==> flow/design.v <==
module pixel_sort_asc (
	 input clk, reset, soft_rst,
	 input enable, 
	 input      [15:0] Pixel_in1, Pixel_in2, Pixel_in3, Pixel_in4 , Pixel_in5 , Pixel_in6, Pixel_in7, Pixel_in8,
	 output reg [15:0] Pixel_out1, Pixel_out2, Pixel_out3, Pixel_out4 , Pixel_out5 , Pixel_out6, Pixel_out7, Pixel_out8,    output reg valid_out
);
integer i, j;
reg [15:0] array [1:8]; 
reg [15:0] temp;
reg [15:0] in1, in2, in3, in4, in5, in6, in7, in8;
always @(posedge clk)
 begin
 if (reset)
     begin
	  in1 <= 0;
	  in2 <= 0; 
	  in3 <= 0; 
	  in4 <=	0;
	  in5 <=	0; 
	  in6 <=	0; 
	  in7 <=	0; 
	  in8 <=	0; 
	  valid_out <= 0; 
		 Pixel_out1 <= 0;
		 Pixel_out2 <= 0;
		 Pixel_out3 <= 0;
		 Pixel_out4 <= 0;
		 Pixel_out5 <= 0;
		 Pixel_out6 <= 0;
		 Pixel_out7 <= 0;
		 Pixel_out8 <= 0; 
	  end 
	  else if(soft_rst)
		 begin 
	    in1 <=  0;
		 in2 <=  0; 
	    in3 <=  0; 
	    in4 <=	0;
	    in5 <=	0; 
	    in6 <=	0; 
	    in7 <=	0; 
	    in8 <=	0; 
	    valid_out <= 0; 
		 Pixel_out1 <= 0;
		 Pixel_out2 <= 0;
		 Pixel_out3 <= 0;
		 Pixel_out4 <= 0;
		 Pixel_out5 <= 0;
		 Pixel_out6 <= 0;
		 Pixel_out7 <= 0;
		 Pixel_out8 <= 0; 
       end
		 else  if(enable)
		 begin
       valid_out <= 1;
		in1<= Pixel_in1;
		in2<= Pixel_in2; 
		in3<= Pixel_in3; 
		in4<= Pixel_in4;  
		in5<=	Pixel_in5; 
		in6<=	Pixel_in6; 
		in7<=	Pixel_in7; 
		in8<=	Pixel_in8; 
		 Pixel_out1 <= array[8];
		 Pixel_out2 <= array[7];
		 Pixel_out3 <= array[6];
		 Pixel_out4 <= array[5];
		 Pixel_out5 <= array[4];
		 Pixel_out6 <= array[3];
		 Pixel_out7 <= array[2];
		 Pixel_out8 <= array[1];
	  	end
		 else begin
		 valid_out <= 0;
		 in1 <=  0;
		 in2 <=  0; 
	    in3 <=  0; 
	    in4 <=	0;
	    in5 <=	0; 
	    in6 <=	0; 
	    in7 <=	0; 
	    in8 <=	0; 
		 Pixel_out1 <= 0;
		 Pixel_out2 <= 0;
		 Pixel_out3 <= 0;
		 Pixel_out4 <= 0;
		 Pixel_out5 <= 0;
		 Pixel_out6 <= 0;
		 Pixel_out7 <= 0;
		 Pixel_out8 <= 0; 
       end	
 end 
 always @(*)
  begin
 if (reset)
     begin
		 array[1] =  0; 
		 array[2] =	 0;
		 array[3] =  0;
		 array[4] =  0;
		 array[5] =  0;
		 array[6] =  0;
		 array[7] =  0;
		 array[8] =  0;
	  end 
	  else if(soft_rst)
		 begin 
	    array[1] =  0; 
		 array[2] =	 0;
		 array[3] =  0;
		 array[4] =  0;
		 array[5] =  0;
		 array[6] =  0;
		 array[7] =  0;
		 array[8] =  0;
	     end
	else  begin
			 array[1] =  Pixel_in1; 
			 array[2] =	 Pixel_in2;
			 array[3] =  Pixel_in3;
			 array[4] =  Pixel_in4;
			 array[5] =  Pixel_in5;
			 array[6] =  Pixel_in6;
			 array[7] =  Pixel_in7;
			 array[8] =  Pixel_in8;
 for ( i= 8; i>0; i=i-1) begin
		for(j=1; j<i; j=j+1) begin 
		 if (array[j] < array[j + 1])
          begin
            temp = array[j];
            array[j] = array[j + 1];
            array[j + 1] = temp;
				end
		   end
		end
	end
 end 
endmodule 
# Step by step through the tools: pixel_sort_asc
# Tool output for the design above before and after an edit, in the order of the flow.
# Lines under "before" count in the file above, lines under "after" in the edited file.
# "delta": "after" minus "before" as printed here. "rel_change_pct": 100 x difference / "before".
# Operators: Yosys type, input widths -> output width; for muxes data width and select width s.
# Library cell names are shortened.
inputs:
  top_module: "pixel_sort_asc"
  clock_port: "clk"
  library: "sky130hd"
  pvt_corner: "tt_025C_1v80"

# Edit of the RTL
# The edit as a unified diff against the file above.
# This change comes from a script, not from a designer. No optimisation was intended, and the edited design may behave differently.
# begin of diff
@@ -3,5 +3,5 @@
 	 input enable, 
 	 input      [15:0] Pixel_in1, Pixel_in2, Pixel_in3, Pixel_in4 , Pixel_in5 , Pixel_in6, Pixel_in7, Pixel_in8,
-	 output reg [15:0] Pixel_out1, Pixel_out2, Pixel_out3, Pixel_out4 , Pixel_out5 , Pixel_out6, Pixel_out7, Pixel_out8,    output reg valid_out
+	 output reg [14:0] Pixel_out1, Pixel_out2, Pixel_out3, Pixel_out4 , Pixel_out5 , Pixel_out6, Pixel_out7, Pixel_out8,    output reg valid_out
 );
 integer i, j;
# end of diff

# After elaboration
# Source: Yosys, flattened and elaborated. Widths are those after wreduce. Registers that Yosys merges into a memory's read port (data or address) are not register bits. Print and check cells do not count. Equal cells are merged and count once.
bits:
  columns: ["element", "before", "after", "delta", "rel_change_pct"]
  rows:
  - ["in_bits", 132, 132, 0, 0.00]
  - ["ramBits", 0, 0, 0, null]
  - ["n_memories", 0, 0, 0, null]
  - ["latchBits", 0, 0, 0, null]
  - ["ff_bits", 129, 121, -8, -6.20]
  - ["word_cells", 97, 97, 0, 0.00]
  - ["clocked_rd_ports_x_width", 0, 0, 0, null]
  - ["mem_bits_ro", 0, 0, 0, null]
  - ["output_inout_bits", 129, 121, -8, -6.20]
op_classes:
  columns: ["element", "before", "after", "delta", "rel_change_pct"]
  rows:
  - ["n_logic", 1, 1, 0, 0.00]
  - ["shift", 0, 0, 0, null]
  - ["muxes", 57, 57, 0, 0.00]
  - ["addsub", 0, 0, 0, null]
  - ["n_eq", 0, 0, 0, null]
  - ["multipliers", 0, 0, 0, null]
  - ["cmp", 28, 28, 0, 0.00]
  - ["n_div", 0, 0, 0, null]
  - ["reduce_and_logical", 2, 2, 0, 0.00]
ops:
  columns: ["cell", "before", "after", "delta", "rel_change_pct"]
  rows:
  - ["$mux 16", 56, 48, -8, -14.29]
  - ["$mux 15", 0, 8, 8, null]
  - ["$lt 16x16->1", 28, 28, 0, 0.00]
  - ["$mux 1", 1, 1, 0, 0.00]
  - ["$not 1->1", 1, 1, 0, 0.00]
  - ["$reduce_or 2->1", 1, 1, 0, 0.00]
  - ["$reduce_or 3->1", 1, 1, 0, 0.00]

# Logic depth
# Depth = most cells in a row (Yosys ltp): at word level without a register or memory, in the mapped netlist without a sequential cell, where the memories' decode and read muxes count.
logic_depth:
  columns: ["element", "before", "after", "delta", "rel_change_pct"]
  rows:
  - ["word_depth", 26, 26, 0, 0.00]
  - ["abc_area", "0", "0", null, null]
  - ["depth_mapped", 192, 193, 1, 0.52]
  - ["mapped_depth_nobuf", 171, 171, 0, 0.00]

# Synthesis result
# Yosys stat after the flow's synthesis: flattened, memories mapped to cells. It holds for the ABC_AREA given above (unset counts as 0); a run with the other value may have another netlist.
types:
  columns: ["type", "before", "after", "delta", "rel_change_pct"]
  rows:
  - ["a21oi_1", 431, 386, -45, -10.44]
  - ["mux2i_1", 197, 240, 43, 21.83]
  - ["nor2_1", 455, 425, -30, -6.59]
  - ["nand3_1", 53, 28, -25, -47.17]
  - ["nand2_1", 364, 346, -18, -4.95]
  - ["clkbuf_1", 126, 113, -13, -10.32]
  - ["nor3_1", 34, 47, 13, 38.24]
  - ["o31ai_1", 18, 6, -12, -66.67]
  - ["inv_1", 279, 269, -10, -3.58]
  - ["nor4_1", 5, 15, 10, 200.00]
  - ["a221o_1", 2, 12, 10, 500.00]
  - ["mux2i_2", 3, 12, 9, 300.00]
  - ["dfxtp_1", 129, 121, -8, -6.20]
  - ["a311o_1", 9, 1, -8, -88.89]
  - ["o21ai_1", 29, 22, -7, -24.14]
  - ["mux2_2", 28, 21, -7, -25.00]
  - ["or3_1", 7, 13, 6, 85.71]
  - ["a21o_1", 95, 90, -5, -5.26]
# The list need not be complete.
mapped:
  columns: ["element", "before", "after", "delta", "rel_change_pct"]
  rows:
  - ["buffers", 160, 159, -1, -0.62]
  - ["sequential_area_um2", 2582.5, 2422.3, -160.2, -6.20]
  - ["cells", 3571, 3510, -61, -1.71]
  - ["ff_cells", 129, 121, -8, -6.20]
  - ["area_um2", 24197.0, 24363.4, 166.4, 0.69]

# Timing after synthesis
# Source: OpenSTA report_checks on the synthesized netlist (no wires, ideal clock, input and output delay 20% of the period each), path of least setup slack; recovery checks are left aside. Register names are those of the netlist, which keeps one name where synthesis merged equal registers.
synth_timing:
  columns: ["element", "before", "after", "delta", "rel_change_pct"]
  rows:
  - ["path_kind", "input to register", "input to register", null, null]
  - ["from", "input Pixel_in2[1]", "input Pixel_in2[1]", null, null]
  - ["to", "register Pixel_out8[15]", "register Pixel_out7[11]", null, null]
  - ["path_slack_ps", -1533, -1467, 66, null]
  - ["required_time_ps", 37865, 37872, 7, 0.02]
  - ["driving_pins", 180, 180, 0, 0.00]
  - ["input_delay_ps", 7600, 7600, 0, 0.00]
  - ["tclk_ps", 38000, 38000, 0, 0.00]
  - ["setup_time_ps", 135, 128, -7, null]
  - ["path_buffers", 19, 25, 6, 31.58]
  - ["arrival_ps", 39397, 39339, -58, -0.15]
  - ["t_first_pin_ps", 7600, 7600, 0, 0.00]
  - ["path_delay_ps", 31932, 31867, -65, -0.20]
  - ["synth_period_reached_ps", 39533, 39467, -66, -0.17]
# "path_delay_ps" = arrival - input delay + setup time.
# "driving_pins": output pins that drive a net of the path, with the launching flip-flop's if there is one; two outputs of one cell count as two.
# "synth_period_reached_ps" is the clock period less the worst setup slack; recovery checks do not enter. This is arithmetic on one report: input and output delays are still those of the set period (20% each).
# Between the ends stands the longest chain of elaborated cells between them, by number of cells; it is not shown to be the way that was timed. Of several equally long chains one is given.
# A line is the first line of the expression or statement that the cell stems from. Yosys adds cells for indexed reads and writes and turns some case tables into memories.
# A register here has more assigning lines than the two given.
synth_between_before:
  path_cell_list: "inv_1 > ha_1 > a2111o_1 > a311o_1 > nor2_1 > clkbuf_1 > clkbuf_1 > nor2_1 > a21oi_1 > inv_1 > ha_1 > a21oi_1 > o21ai_1 > a211o_1 > or3_1 > o31ai_4 > clkbuf_1 > clkbuf_1 > [... 144 more ...] > a21oi_1 > inv_1 > o41ai_4 > buf_4 > mux2i_1 > ha_1 > nor2b_1 > o21ai_0 > nand2b_1 > a21oi_1 > nor2b_1 > o21ai_0 > nand2b_1 > a221oi_1 > o21ai_1 > nor2_2 > buf_2 > o22ai_1"
  elab_chain_cells: 26
  cone_cells: 77
  cone_lines: 1
  classes_between: "28 x compare; 49 x mux"
synth_lines_before:
  columns: ["element", "line", "rtl"]
  rows:
  - ["from (decl)", 4, "input [15:0] Pixel_in1, Pixel_in2, Pixel_in3, Pixel_in4 , Pixel_in5 , Pixel_in6, Pixel_in7, Pixel_in8,"]
  - ["$lt 16x16->1", 128, "if (array[j] < array[j + 1])"]
  - ["$mux 16", 128, null]
  - ["$lt 16x16->1", 128, null]
  - ["$mux 16", 128, null]
  - ["$lt 16x16->1", 128, null]
  - ["$mux 16", 128, null]
  - ["$lt 16x16->1", 128, null]
  - ["[... 12 more ...]", null, null]
  - ["$mux 16", 128, null]
  - ["$lt 16x16->1", 128, null]
  - ["$mux 16", 128, null]
  - ["$lt 16x16->1", 128, null]
  - ["$mux 16", 128, null]
  - ["$lt 16x16->1", 128, null]
  - ["$mux 16", 128, null]
  - ["to (assign)", 71, "Pixel_out8 <= array[1];"]
  - ["to (assign)", 90, "Pixel_out8 <= 0;"]
  - ["to (decl)", 5, "output reg [15:0] Pixel_out1, Pixel_out2, Pixel_out3, Pixel_out4 , Pixel_out5 , Pixel_out6, Pixel_out7, Pixel_ ..."]
synth_between_after:
  path_cell_list: "clkbuf_1 > inv_1 > ha_1 > nor3_1 > o21ai_2 > a311o_2 > nor2_2 > buf_2 > buf_1 > nor2_1 > a21oi_1 > inv_1 > ha_1 > a21oi_1 > o211ai_1 > a2111o_1 > nor3_2 > a211o_1 > [... 144 more ...] > o21ai_0 > nand2b_1 > a221o_1 > clkbuf_1 > nor2_8 > buf_6 > mux2i_2 > ha_1 > a21o_1 > a21oi_1 > nor2b_1 > a2111oi_0 > o21ai_0 > a211o_1 > buf_4 > nand2_1 > buf_2 > o22ai_1"
  elab_chain_cells: 26
  cone_cells: 77
  cone_lines: 1
  classes_between: "28 x compare; 49 x mux"
synth_lines_after:
  columns: ["element", "line", "rtl"]
  rows:
  - ["from (decl)", 4, "input [15:0] Pixel_in1, Pixel_in2, Pixel_in3, Pixel_in4 , Pixel_in5 , Pixel_in6, Pixel_in7, Pixel_in8,"]
  - ["$lt 16x16->1", 128, "if (array[j] < array[j + 1])"]
  - ["$mux 16", 128, null]
  - ["$lt 16x16->1", 128, null]
  - ["$mux 16", 128, null]
  - ["$lt 16x16->1", 128, null]
  - ["$mux 16", 128, null]
  - ["$lt 16x16->1", 128, null]
  - ["[... 12 more ...]", null, null]
  - ["$mux 16", 128, null]
  - ["$lt 16x16->1", 128, null]
  - ["$mux 16", 128, null]
  - ["$lt 16x16->1", 128, null]
  - ["$mux 16", 128, null]
  - ["$lt 16x16->1", 128, null]
  - ["$mux 15", 128, null]
  - ["to (assign)", 70, "Pixel_out7 <= array[2];"]
  - ["to (assign)", 89, "Pixel_out7 <= 0;"]
  - ["to (decl)", 5, "output reg [14:0] Pixel_out1, Pixel_out2, Pixel_out3, Pixel_out4 , Pixel_out5 , Pixel_out6, Pixel_out7, Pixel_ ..."]

# Timing after layout
# Path of least setup slack in the final report of the runs of pair A (OpenROAD, finished layout, wires in). Where an end is a register, its clock arrival counts in the times.
# The report prints the path's times to 10 ps; the period is as set.
layout_timing:
  columns: ["element", "before", "after", "delta", "rel_change_pct"]
  rows:
  - ["path_kind", "input to register", "input to register", null, null]
  - ["from", "input Pixel_in2[15]", "input Pixel_in1[14]", null, null]
  - ["to", "register Pixel_out8[6]", "register Pixel_out8[1]", null, null]
  - ["path_buffers", 25, 30, 5, 20.00]
  - ["driving_pins", 156, 152, -4, -2.56]
  - ["path_slack_ps", 1700, 1770, 70, null]
  - ["input_delay_ps", 7300, 7300, 0, 0.00]
  - ["tclk_ps", 36500, 36500, 0, 0.00]
  - ["t_first_pin_ps", 7300, 7300, 0, 0.00]
  - ["required_time_ps", 36810, 36880, 70, 0.19]
  - ["arrival_ps", 35100, 35110, 10, 0.03]
  - ["setup_time_ps", 120, 70, -50, null]
# Between the ends stands the longest chain of elaborated cells between them, by number of cells; it is not shown to be the way that was timed. Of several equally long chains one is given.
# A register here has more assigning lines than the two given.
layout_between_before:
  path_cell_list: "clkdlybuf4s50_1 > inv_2 > ha_4 > nand4_1 > nor3_2 > a311o_1 > nor2_4 > clkbuf_16 > buf_4 > a21oi_4 > inv_2 > ha_4 > a21oi_2 > o21ai_2 > a211o_1 > or3_4 > o31ai_4 > buf_6 > [... 120 more ...] > nand2b_1 > a2111oi_4 > nand2b_1 > o41ai_4 > buf_6 > buf_12 > buf_4 > mux2i_1 > buf_4 > ha_1 > a21o_1 > a211o_1 > a221oi_2 > buf_4 > o21ai_4 > nor2_4 > buf_2 > o22ai_1"
  elab_chain_cells: 26
  cone_cells: 77
  cone_lines: 1
  classes_between: "28 x compare; 49 x mux"
layout_lines_before:
  columns: ["element", "line", "rtl"]
  rows:
  - ["from (decl)", 4, "input [15:0] Pixel_in1, Pixel_in2, Pixel_in3, Pixel_in4 , Pixel_in5 , Pixel_in6, Pixel_in7, Pixel_in8,"]
  - ["$lt 16x16->1", 128, "if (array[j] < array[j + 1])"]
  - ["$mux 16", 128, null]
  - ["$lt 16x16->1", 128, null]
  - ["$mux 16", 128, null]
  - ["$lt 16x16->1", 128, null]
  - ["$mux 16", 128, null]
  - ["$lt 16x16->1", 128, null]
  - ["[... 12 more ...]", null, null]
  - ["$mux 16", 128, null]
  - ["$lt 16x16->1", 128, null]
  - ["$mux 16", 128, null]
  - ["$lt 16x16->1", 128, null]
  - ["$mux 16", 128, null]
  - ["$lt 16x16->1", 128, null]
  - ["$mux 16", 128, null]
  - ["to (assign)", 71, "Pixel_out8 <= array[1];"]
  - ["to (assign)", 90, "Pixel_out8 <= 0;"]
  - ["to (decl)", 5, "output reg [15:0] Pixel_out1, Pixel_out2, Pixel_out3, Pixel_out4 , Pixel_out5 , Pixel_out6, Pixel_out7, Pixel_ ..."]
layout_between_after:
  path_cell_list: "dlymetal6s2s_1 > ha_4 > nand4_1 > nor3_2 > a311o_2 > nor2_4 > buf_12 > buf_12 > buf_16 > a21oi_4 > inv_1 > ha_1 > nand2_1 > o211ai_1 > nand2b_4 > a31oi_4 > a211o_4 > buf_12 > [... 116 more ...] > o21ai_0 > nand2b_1 > a221o_1 > nor2_8 > buf_6 > buf_8 > mux2i_2 > ha_1 > nand4_1 > nor3_4 > buf_4 > o211ai_1 > a311oi_4 > buf_4 > a211oi_4 > buf_6 > buf_4 > a21oi_1"
  elab_chain_cells: 26
  cone_cells: 77
  cone_lines: 1
  classes_between: "28 x compare; 49 x mux"
layout_lines_after:
  columns: ["element", "line", "rtl"]
  rows:
  - ["from (decl)", 4, "input [15:0] Pixel_in1, Pixel_in2, Pixel_in3, Pixel_in4 , Pixel_in5 , Pixel_in6, Pixel_in7, Pixel_in8,"]
  - ["$lt 16x16->1", 128, "if (array[j] < array[j + 1])"]
  - ["$mux 16", 128, null]
  - ["$lt 16x16->1", 128, null]
  - ["$mux 16", 128, null]
  - ["$lt 16x16->1", 128, null]
  - ["$mux 16", 128, null]
  - ["$lt 16x16->1", 128, null]
  - ["[... 12 more ...]", null, null]
  - ["$mux 16", 128, null]
  - ["$lt 16x16->1", 128, null]
  - ["$mux 16", 128, null]
  - ["$lt 16x16->1", 128, null]
  - ["$mux 16", 128, null]
  - ["$lt 16x16->1", 128, null]
  - ["$mux 15", 128, null]
  - ["to (assign)", 71, "Pixel_out8 <= array[1];"]
  - ["to (assign)", 90, "Pixel_out8 <= 0;"]
  - ["to (decl)", 5, "output reg [14:0] Pixel_out1, Pixel_out2, Pixel_out3, Pixel_out4 , Pixel_out5 , Pixel_out6, Pixel_out7, Pixel_ ..."]

# Measured runs
# Runs of the flow (Yosys, OpenROAD) on both versions; the two runs of a pair have the same settings. The constraints put input and output delay at 20% of the set period each and load the outputs with 0.01 pF.
flow_settings_pair_A:
  CORE_UTILIZATION: 40
  SETUP_SLACK_MARGIN: 1.0
  period_ns: 36.5
  CAP_MARGIN: 20
  CORE_MARGIN: 2
  SLEW_MARGIN: 20
measured_pair_A:
  columns: ["element", "before", "after", "delta", "rel_change_pct"]
  rows:
  - ["synth_area_um2", 24197.0, 24363.4, 166.4, 0.69]
  - ["post_route_util_pct", 61.6, 58.5, -3.1, null]
  - ["clock_period_reached_ps", 34798, 34730, -68, -0.20]
  - ["setup_ws_ps", 1702, 1770, 68, null]
  - ["setup_tns_ps", 0, 0, 0, null]
  - ["final_stdcell_area_um2", 37033.0, 35220.0, -1813.0, -4.90]
  - ["final_hold_ws_ps", 7513, 7521, 8, null]
  - ["die_area_um2", 62475.0, 62898.1, 423.1, 0.68]
flow_settings_pair_B:
  ABC_AREA: 0
  CELL_PAD_IN_SITES_DETAIL_PLACEMENT: 1
  CELL_PAD_IN_SITES_GLOBAL_PLACEMENT: 2
  CORE_UTILIZATION: 27
  GPL_ROUTABILITY_DRIVEN: 0
  GPL_TIMING_DRIVEN: 1
  HOLD_SLACK_MARGIN: 0.16
  MIN_ROUTING_LAYER: "met2"
  PLACE_DENSITY_LB_ADDON: 0.08
  TNS_END_PERCENT: 50
  period_ns: 21.9
  CAP_MARGIN: 20
  CORE_MARGIN: 2
  SLEW_MARGIN: 20
measured_pair_B:
  columns: ["element", "before", "after"]
  rows:
  - ["synth_area_um2", 24197.0, null]
  - ["post_route_util_pct", 52.2, null]
  - ["clock_period_reached_ps", 33292, null]
  - ["setup_ws_ps", -11392, null]
  - ["setup_tns_ps", -761552, null]
  - ["final_stdcell_area_um2", 46275.6, null]
  - ["final_hold_ws_ps", 4593, null]
  - ["die_area_um2", 92030.3, null]
# pair B, after: stopped before the end: routing reported GRT-0232.
# "clock_period_reached_ps" is the run's clock period less its worst setup slack. It is reckoned from that one timing run; input and output delays stay at 20% of the period that was set.
